==> flow/design.v <==
module fir #(
    parameter TAPS = 32,
    parameter DECIMATION = 8,
    parameter DATA_SIZE = 32,
    parameter [TAPS*DATA_SIZE-1:0] GLOBAL_COEFF = '0,
    parameter UNROLL = 16
) (
    input   logic clock,
    input   logic reset,
    input   logic [DATA_SIZE-1:0] x_in,   
    output   logic x_rd_en,
    input  logic x_empty,
    output  logic y_wr_en,
    input   logic y_out_full,
    output  logic [DATA_SIZE-1:0] y_out 
);
typedef enum logic[2:0] {
    INIT, 
    COMPUTE, 
    WRITE
} state_t;
state_t state, next_state;
logic [0:TAPS-1] [DATA_SIZE-1:0] shift_reg;
logic [0:TAPS-1][DATA_SIZE-1:0] shift_reg_c;
logic [$clog2(DECIMATION)-1:0] decimation_counter, decimation_counter_c;
logic [$clog2(TAPS)-1:0] taps_counter, taps_counter_c;
logic [0:UNROLL-1][DATA_SIZE-1:0] tap_value, tap_value_c;
logic signed [0:UNROLL-1][DATA_SIZE-1:0] product, product_c;
logic [0:UNROLL-1][DATA_SIZE-1:0] y_sum, y_sum_c; 
logic last_cycle, last_cycle_c;
logic [$clog2(TAPS)-1:0] coefficient_counter, coefficient_counter_c;
logic [DATA_SIZE-1:0] total_sum;
logic [0:TAPS-1][DATA_SIZE-1:0] coeff;
assign coeff = GLOBAL_COEFF;
function logic signed [DATA_SIZE-1:0] DEQUANTIZE(logic signed [DATA_SIZE-1:0] val);
    if (val < 0) begin
        DEQUANTIZE = DATA_SIZE'(-(-val >>> 10));
    end else begin
        DEQUANTIZE = DATA_SIZE'(val >>> 10);
    end
endfunction
always_ff @(posedge clock or posedge reset) begin
    if (reset == 1'b1) begin
        state <= INIT;       
        product <= '0;
        last_cycle <= '0;
        coefficient_counter <= '0;
        taps_counter <= '0;        
        decimation_counter <= '0;       
        y_sum <= '0;
        tap_value <= '0;
        shift_reg <= '0;
    end else begin
        taps_counter <= taps_counter_c;
        coefficient_counter <= coefficient_counter_c;
        shift_reg <= shift_reg_c;
        state <= next_state;  
        y_sum <= y_sum_c;
        tap_value <= tap_value_c;
        product <= product_c;
        last_cycle <= last_cycle_c;        
        decimation_counter <= decimation_counter_c;
    end
end
always_comb begin
    next_state = state;
    x_rd_en = 1'b0;
    y_wr_en = 1'b0;
    decimation_counter_c = decimation_counter;
    shift_reg_c = shift_reg;
    taps_counter_c = taps_counter;
    y_sum_c = y_sum;
    tap_value_c = tap_value;
    product_c = product;
    last_cycle_c = last_cycle;
    coefficient_counter_c = coefficient_counter;
    total_sum = '0;
    y_out = '0;
    case(state)
        INIT: begin
            if (x_empty == 1'b0) begin
                x_rd_en = 1'b1;
                shift_reg_c[1:TAPS-1] = shift_reg[0:TAPS-2];
                shift_reg_c[0] = x_in;
                decimation_counter_c = decimation_counter + 1'b1;
                if (decimation_counter == DECIMATION - 1) begin
                    next_state = COMPUTE;
                    for (int i = 0; i < UNROLL; i++) begin
                        tap_value_c[i] = shift_reg_c[i];
                    end  
                    taps_counter_c = taps_counter + UNROLL;
                end else begin
                    next_state = INIT;
                end
            end
        end
        COMPUTE: begin
            if (last_cycle == 1'b0) begin
                for (int i = 0; i < UNROLL; i++) begin 
                    product_c[i] = $signed(tap_value[i]) * $signed(coeff[TAPS-coefficient_counter-i-1]);
                end
                if (taps_counter != UNROLL) begin
                    for (int i = 0; i < UNROLL; i++) begin
                        y_sum_c[i] = $signed(y_sum[i]) + DEQUANTIZE(product[i]);
                    end
                end
                taps_counter_c = taps_counter + UNROLL;
                coefficient_counter_c = coefficient_counter + UNROLL;
                for (int i = 0; i < UNROLL; i++)
                    tap_value_c[i] = shift_reg[taps_counter+i];
                if (taps_counter == 0) begin
                    last_cycle_c = 1'b1;
                end
            end else begin
                for (int i = 0; i < UNROLL; i++) begin
                    y_sum_c[i] = $signed(y_sum[i]) + DEQUANTIZE(product[i]);
                end  
                last_cycle_c = 1'b0;
                next_state = WRITE;
            end            
        end
        WRITE: begin
            if (y_out_full == 1'b0) begin
                y_wr_en = 1'b1;
                total_sum = '0;
                for (int i = 0; i < UNROLL; i++) begin
                    total_sum = $signed(total_sum) + $signed(y_sum[i]);
                end
                y_out = total_sum;
                taps_counter_c = '0;
                coefficient_counter_c = '0;
                decimation_counter_c = '0;
                y_sum_c = '0;
                next_state = INIT;
            end
        end
        default: begin
            next_state = INIT;
            x_rd_en = 1'bx;
            y_wr_en = 1'bx;
            y_out = 'x;
            decimation_counter_c = 'x;
            taps_counter_c = 'x;
            y_sum_c = 'x;
            shift_reg_c = 'x;
            product_c = 'x;
            last_cycle_c = 'x;
            coefficient_counter_c = 'x;
            tap_value_c = 'x;
        end
    endcase
end
endmodule
module fm_lpr_fir (
    input  logic        clock,
    input  logic        reset,
    input  logic [31:0] x_in,
    output logic        x_rd_en,
    input  logic        x_empty,
    output logic [31:0] y_out,
    input  logic        y_out_full,
    output logic        y_wr_en
);
localparam AUDIO_LPR_COEFF_TAPS = 32;
localparam [AUDIO_LPR_COEFF_TAPS*32-1:0] AUDIO_LPR_COEFFS = {
    32'hfffffffd, 32'hfffffffa, 32'hfffffff4, 32'hffffffed, 32'hffffffe5, 32'hffffffdf, 32'hffffffe2, 32'hfffffff3,
    32'h00000015, 32'h0000004e, 32'h0000009b, 32'h000000f9, 32'h0000015d, 32'h000001be, 32'h0000020e, 32'h00000243,
    32'h00000243, 32'h0000020e, 32'h000001be, 32'h0000015d, 32'h000000f9, 32'h0000009b, 32'h0000004e, 32'h00000015,
    32'hfffffff3, 32'hffffffe2, 32'hffffffdf, 32'hffffffe5, 32'hffffffed, 32'hfffffff4, 32'hfffffffa, 32'hfffffffd
};
fir #(
    .TAPS(AUDIO_LPR_COEFF_TAPS),
    .DECIMATION(8),
    .DATA_SIZE(32),
    .GLOBAL_COEFF(AUDIO_LPR_COEFFS),
    .UNROLL(4)
) fir_lpr_inst (
    .clock(clock),
    .reset(reset),
    .x_in(x_in),
    .x_rd_en(x_rd_en),
    .x_empty(x_empty),
    .y_out(y_out),
    .y_out_full(y_out_full),
    .y_wr_en(y_wr_en)
);
endmodule
; ---- From RTL to reports: fm_lpr_fir
; Tool output for the design above, in the order of the flow.
; Lines are those of the file above, counted from 1.
; Operators: Yosys type, input widths -> output width; for muxes data width and select width s.
; A cell with n/a has no value.
[design]
design = fm_lpr_fir
clock_port = clock
library = sky130hd
lib_corner = tt_025C_1v80

; ---- Word-level counts
; Source: Yosys, flattened and elaborated, memories not mapped. Widths are those after wreduce. Registers that Yosys merges into a memory's read port (data or address) are not register bits. Print and check cells do not count. Equal cells are merged and count once.
[word_totals]
regBits = 1425
inputBits = 36
out_inout_bits = 34
[op_classes]
add_sub_neg = 40
n_mul = 4
compare = 4
eq_ne = 10
shift = 8
muxes = 75
logic = 5
reduce_logical = 13
[op_table]
columns = operator, n
row1 = $shiftx 1024x32->32, 4
row2 = $shiftx 1024x32->32 const A, 4
row3 = $mul 32x32->32, 4
row4 = $mux 32, 46
row5 = $mux 1024, 1
row6 = $mux 992, 1
row7 = $pmux 128 s2, 2
row8 = $mux 128, 3
row9 = $add 32x32->32, 11
row10 = $sub 5x27->27 const A, 7
row11 = $neg 22->32, 4
row12 = $lt 32x1->1 const B, 4
row13 = $neg 32->32, 4
row14 = $sub 27x1->27 const B, 4
row15 = $pmux 32 s2, 1
row16 = $sub 27x2->27 const B, 2
row17 = $mux 5, 5
row18 = $pmux 5 s3, 1
row19 = $reduce_and 3->1, 4
row20 = $add 5x2->6 const B, 2
row21 = $mux 3, 4
row22 = $add 5x3->5 const B, 2
row23 = $pmux 5 s2, 1
row24 = $pmux 3 s3, 1
row25 = $reduce_and 4->1, 2
row26 = $sub 6x5->7 const A, 1
row27 = $ne 2x2->1 const B, 3
row28 = $reduce_or 2->1, 3
; Other operator kinds: 16; their cells: 28.

; ---- Depth
; Yosys ltp: most cells in a row. Word level: on the elaborated netlist, between registers, memories and ports. Mapped: between sequential cells and ports; inverters and the memories' decode and read muxes count.
[logic_depth]
ltp_word = 10
abc_area = 0
depth_mapped = 41
depth_no_buf = 37

; ---- Netlist
; The flow's flattened synthesis, as Yosys stat reports it; memories are mapped. The netlist is that of the ABC_AREA named above (0 if unset); the other value can give another one.
[by_type]
columns = cell_type, n, type_area_um2
row1 = sky130_fd_sc_hd__dfrtp_1, 1420, 3.55E+04
row2 = sky130_fd_sc_hd__fa_1, 1496, 2.99E+04
row3 = sky130_fd_sc_hd__nand2_1, 4443, 1.67E+04
row4 = sky130_fd_sc_hd__ha_1, 737, 9.22E+03
row5 = sky130_fd_sc_hd__inv_1, 1834, 6.88E+03
row6 = sky130_fd_sc_hd__mux4_2, 256, 5765.53
row7 = sky130_fd_sc_hd__and2_1, 550, 3440.8
row8 = sky130_fd_sc_hd__xnor2_1, 343, 3E+03
row9 = sky130_fd_sc_hd__clkbuf_1, 616, 2.31E+03
row10 = sky130_fd_sc_hd__o21ai_0, 456, 2.28E+03
row11 = sky130_fd_sc_hd__a21oi_1, 454, 2.27E+03
row12 = sky130_fd_sc_hd__xor2_1, 171, 1.5E+03
row13 = sky130_fd_sc_hd__nor2_1, 265, 994.704
row14 = sky130_fd_sc_hd__a21o_1, 85, 638.112
row15 = sky130_fd_sc_hd__mux2i_1, 46, 460.442
row16 = sky130_fd_sc_hd__nand3_1, 88, 440.422
row17 = sky130_fd_sc_hd__nor2b_1, 69, 431.664
row18 = sky130_fd_sc_hd__and3_1, 64, 400.384
; Other cell types: 83; their cells: 713.
[synth_totals]
stdcells = 14106
yosys_area_um2 = 127343.4
flip_flops = 1421
n_buf = 698
; By module: a second synthesis without flattening, with its own total; a netlist apart from the flattened one above.
[unflattened]
hier_cells = 13993
hier_area_um2 = 126422.5
; Each row is one instance without its submodules.
[by_module]
columns = module, instances, n_cells, mod_area_um2, mod_seq_area_um2
row1 = fir, 1, 13993, 126422.5, 35560.4
row2 = fm_lpr_fir, 1, 0, 0.0, 0.0

; ---- Worst setup path after synthesis
; OpenSTA on the mapped netlist: ideal clock, no wires. The path of least setup slack (recovery checks aside). Input and output delay are each 20% of the period. Register names are those of the netlist, which keeps one name where synthesis merged equal registers.
[synth_path]
kind = flip-flop to flip-flop
startpoint = register fir_lpr_inst.coefficient_counter[2]
endpoint = register (no name shown)
period_ns = 12.0
setup_time_ns = 0.133
arrival_time_ns = 10.062
path_slack_ns = 1.804
delay_ns = 10.195
driving_pins = 40
period_less_setup_slack_ns = 10.196
; "delay_ns" = arrival - input delay + setup time.
; "driving_pins": output pins that drive a net of the path, with the launching flip-flop's if there is one; two outputs of one cell count as two.
; "period_less_setup_slack_ns" is the clock period less the worst setup slack; recovery checks do not enter. This is arithmetic on one report: input and output delays are still those of the set period (20% each).
; The rows between start and end are the longest chain of elaborated cells between them; the timing report does not say that the signal goes this way. Where chains are equally long, one stands for them.
; Each line given opens the expression or statement behind the cell; cells for indexed reads and writes are added by Yosys, which also makes memories of some case tables.
[synth_via]
path_cell_list = sky130_fd_sc_hd__dfrtp_1 sky130_fd_sc_hd__clkbuf_1 sky130_fd_sc_hd__inv_1 sky130_fd_sc_hd__clkbuf_1 sky130_fd_sc_hd__ha_1 sky130_fd_sc_hd__inv_1 sky130_fd_sc_hd__ha_1 sky130_fd_sc_hd__clkbuf_1 sky130_fd_sc_hd__xor3_1 sky130_fd_sc_hd__clkbuf_1 sky130_fd_sc_hd__a221oi_1 sky130_fd_sc_hd__a21boi_0 sky130_fd_sc_hd__clkbuf_1 sky130_fd_sc_hd__clkbuf_1 sky130_fd_sc_hd__nand2_1 sky130_fd_sc_hd__fa_1 sky130_fd_sc_hd__inv_1 sky130_fd_sc_hd__fa_1 [... 4 more ...] sky130_fd_sc_hd__inv_1 sky130_fd_sc_hd__fa_1 sky130_fd_sc_hd__fa_1 sky130_fd_sc_hd__inv_1 sky130_fd_sc_hd__fa_1 sky130_fd_sc_hd__inv_1 sky130_fd_sc_hd__ha_1 sky130_fd_sc_hd__clkbuf_1 sky130_fd_sc_hd__a21o_1 sky130_fd_sc_hd__a21o_1 sky130_fd_sc_hd__a21oi_1 sky130_fd_sc_hd__nand2_1 sky130_fd_sc_hd__o211ai_1 sky130_fd_sc_hd__a31oi_1 sky130_fd_sc_hd__a211o_1 sky130_fd_sc_hd__a21oi_1 sky130_fd_sc_hd__xnor2_1 sky130_fd_sc_hd__o21ai_0
elab_chain_cells = 8
cells_between = 8
cone_lines = 3
[synth_rtl]
columns = item, line_no
row1 = from (decl), 31  ; logic [$clog2(TAPS)-1:0] coefficient_counter, coefficient_counter_c;
row2 = from (assign), 47  ; coefficient_counter <= '0;
row3 = from (assign), 55  ; coefficient_counter <= coefficient_counter_c;
row4 = $sub 6x5->7, 100
row5 = $sub 27x2->27, 100
row6 = $sub 27x1->27, 100
row7 = $sub 5x27->27, 100
row8 = $shiftx 1024x32->32, 100
row9 = $mul 32x32->32, 100
row10 = $mux 32, 98  ; if (last_cycle == 1'b0) begin
row11 = $mux 128, 79  ; case(state)
row12 = to (assign), 45
row13 = to (assign), 60
row14 = to (decl), 28

; ---- Worst path after layout
; Path of least setup slack in the final report of job 1 (OpenROAD, finished layout, wires in). Where an end is a register, its clock arrival counts in the times.
[layout_path]
kind = flip-flop to flip-flop
startpoint = register fir_lpr_inst.coefficient_counter[2]
endpoint = register (no name shown)
period_ns = 11.1
setup_time_ns = 0.14
arrival_time_ns = 9.61
path_slack_ns = 2.17
driving_pins = 41
; The rows between start and end are the longest chain of elaborated cells between them; the timing report does not say that the signal goes this way. Where chains are equally long, one stands for them.
[layout_via]
path_cell_list = sky130_fd_sc_hd__dfrtp_1 sky130_fd_sc_hd__inv_2 sky130_fd_sc_hd__ha_4 sky130_fd_sc_hd__inv_6 sky130_fd_sc_hd__ha_4 sky130_fd_sc_hd__nand4bb_1 sky130_fd_sc_hd__a211o_1 sky130_fd_sc_hd__and3_4 sky130_fd_sc_hd__nand4_1 sky130_fd_sc_hd__o21ai_4 sky130_fd_sc_hd__buf_6 sky130_fd_sc_hd__and2_4 sky130_fd_sc_hd__fa_2 sky130_fd_sc_hd__fa_2 sky130_fd_sc_hd__fa_1 sky130_fd_sc_hd__inv_2 sky130_fd_sc_hd__fa_1 sky130_fd_sc_hd__inv_2 [... 5 more ...] sky130_fd_sc_hd__fa_2 sky130_fd_sc_hd__ha_4 sky130_fd_sc_hd__nand2_4 sky130_fd_sc_hd__nor2_4 sky130_fd_sc_hd__buf_6 sky130_fd_sc_hd__a32oi_4 sky130_fd_sc_hd__o311ai_4 sky130_fd_sc_hd__nand2_2 sky130_fd_sc_hd__o211ai_1 sky130_fd_sc_hd__a21oi_1 sky130_fd_sc_hd__o21bai_1 sky130_fd_sc_hd__buf_4 sky130_fd_sc_hd__buf_4 sky130_fd_sc_hd__buf_4 sky130_fd_sc_hd__buf_4 sky130_fd_sc_hd__buf_4 sky130_fd_sc_hd__xnor2_2 sky130_fd_sc_hd__o21ai_1
elab_chain_cells = 8
cells_between = 8
cone_lines = 3
[layout_rtl]
columns = item, line_no
row1 = from (decl), 31  ; logic [$clog2(TAPS)-1:0] coefficient_counter, coefficient_counter_c;
row2 = from (assign), 47  ; coefficient_counter <= '0;
row3 = from (assign), 55  ; coefficient_counter <= coefficient_counter_c;
row4 = $sub 6x5->7, 100
row5 = $sub 27x1->27 (2 in a row), 100
row6 = $sub 5x27->27, 100
row7 = $shiftx 1024x32->32, 100
row8 = $mul 32x32->32, 100
row9 = $mux 32, 98  ; if (last_cycle == 1'b0) begin
row10 = $mux 128, 79  ; case(state)
row11 = to (assign), 45
row12 = to (assign), 60
row13 = to (decl), 28

Add stored flow runs of fm_lpr_fir

Measured data: module fm_lpr_fir, platform sky130hd, 2 stored runs of the flow under differing settings, order arbitrary. Input and output delays are each 20% of the period that was set; the output load is 0.01 pF.
"clock_period_reached_ns" is the run's clock period less its worst setup slack. It is reckoned from that one timing run; input and output delays stay at 20% of the period that was set.
"worstPathTime_ns" means the part of the period allowed to the worst setup path (the constraints hold back 20% at inputs and 20% at outputs) less its slack; where the path has registers, the arrival times of their clocks count too.

# job 1
==> flow/run.sh <==
#!/bin/bash
# the make line also repeats the synthesis and layout settings of config.mk as NAME=value (left out here)
make -C /OpenROAD-flow-scripts/flow DESIGN_CONFIG=/design/flow/config.mk WORK_HOME=/design/flow/orfs CLKGATE_MAP_FILE= finish
==> flow/config.mk <==
export PLATFORM = sky130hd
export DESIGN_NAME = fm_lpr_fir
export DESIGN_NICKNAME = fm_lpr_fir
export VERILOG_FILES = /design/flow/design.v
export SDC_FILE = /design/flow/constraint.sdc
export NUM_CORES = 4
export LEC_CHECK = 0
export CAP_MARGIN = 20
export CORE_MARGIN = 2
export CORE_UTILIZATION = 40
export SETUP_SLACK_MARGIN = 2.96
export SLEW_MARGIN = 20
==> flow/constraint.sdc <==
create_clock -name core_clock -period 11.1 [get_ports {clock}]
set_input_delay 2.2200 -clock core_clock [delete_from_list [all_inputs] [get_ports {clock}]]
set_output_delay 2.2200 -clock core_clock [all_outputs]
set_load 0.01 [all_outputs]

==> job 1: results <==
stdcell_area_um2=144220.0
hold_worst_slack_ns=0.411
final_setup_tns_ns=0.000
finish.utilization_frac=0.455
worstPathTime_ns=8.93
worst_path_kind="flip-flop to flip-flop"
design.die.area_um2=322885.0
synthesis_area_um2=127343.4
final_setup_ws_ns=2.172
clock_period_reached_ns=8.928

# job 2
==> flow/run.sh <==
#!/bin/bash
# the make line also repeats the synthesis and layout settings of config.mk as NAME=value (left out here)
make -C /OpenROAD-flow-scripts/flow DESIGN_CONFIG=/design/flow/config.mk WORK_HOME=/design/flow/orfs CLKGATE_MAP_FILE= finish
==> flow/config.mk <==
export PLATFORM = sky130hd
export DESIGN_NAME = fm_lpr_fir
export DESIGN_NICKNAME = fm_lpr_fir
export VERILOG_FILES = /design/flow/design.v
export SDC_FILE = /design/flow/constraint.sdc
export NUM_CORES = 4
export LEC_CHECK = 0
export CAP_MARGIN = 20
export CORE_ASPECT_RATIO = 0.93
export CORE_MARGIN = 2
export CORE_UTILIZATION = 70
export GPL_ROUTABILITY_DRIVEN = 0
export HOLD_SLACK_MARGIN = 0.14
export PLACE_DENSITY_LB_ADDON = 0.26
export SLEW_MARGIN = 30
export TNS_END_PERCENT = 95
==> flow/constraint.sdc <==
create_clock -name core_clock -period 12.3 [get_ports {clock}]
set_input_delay 2.4600 -clock core_clock [delete_from_list [all_inputs] [get_ports {clock}]]
set_output_delay 2.4600 -clock core_clock [all_outputs]
set_load 0.01 [all_outputs]

==> job 2: results <==
stdcell_area_um2=135004.0
hold_worst_slack_ns=0.470
final_setup_tns_ns=0.000
finish.utilization_frac=0.749
worstPathTime_ns=11.58
worst_path_kind="flip-flop to flip-flop"
design.die.area_um2=185349.0
synthesis_area_um2=127343.4
final_setup_ws_ns=0.723
clock_period_reached_ns=11.577
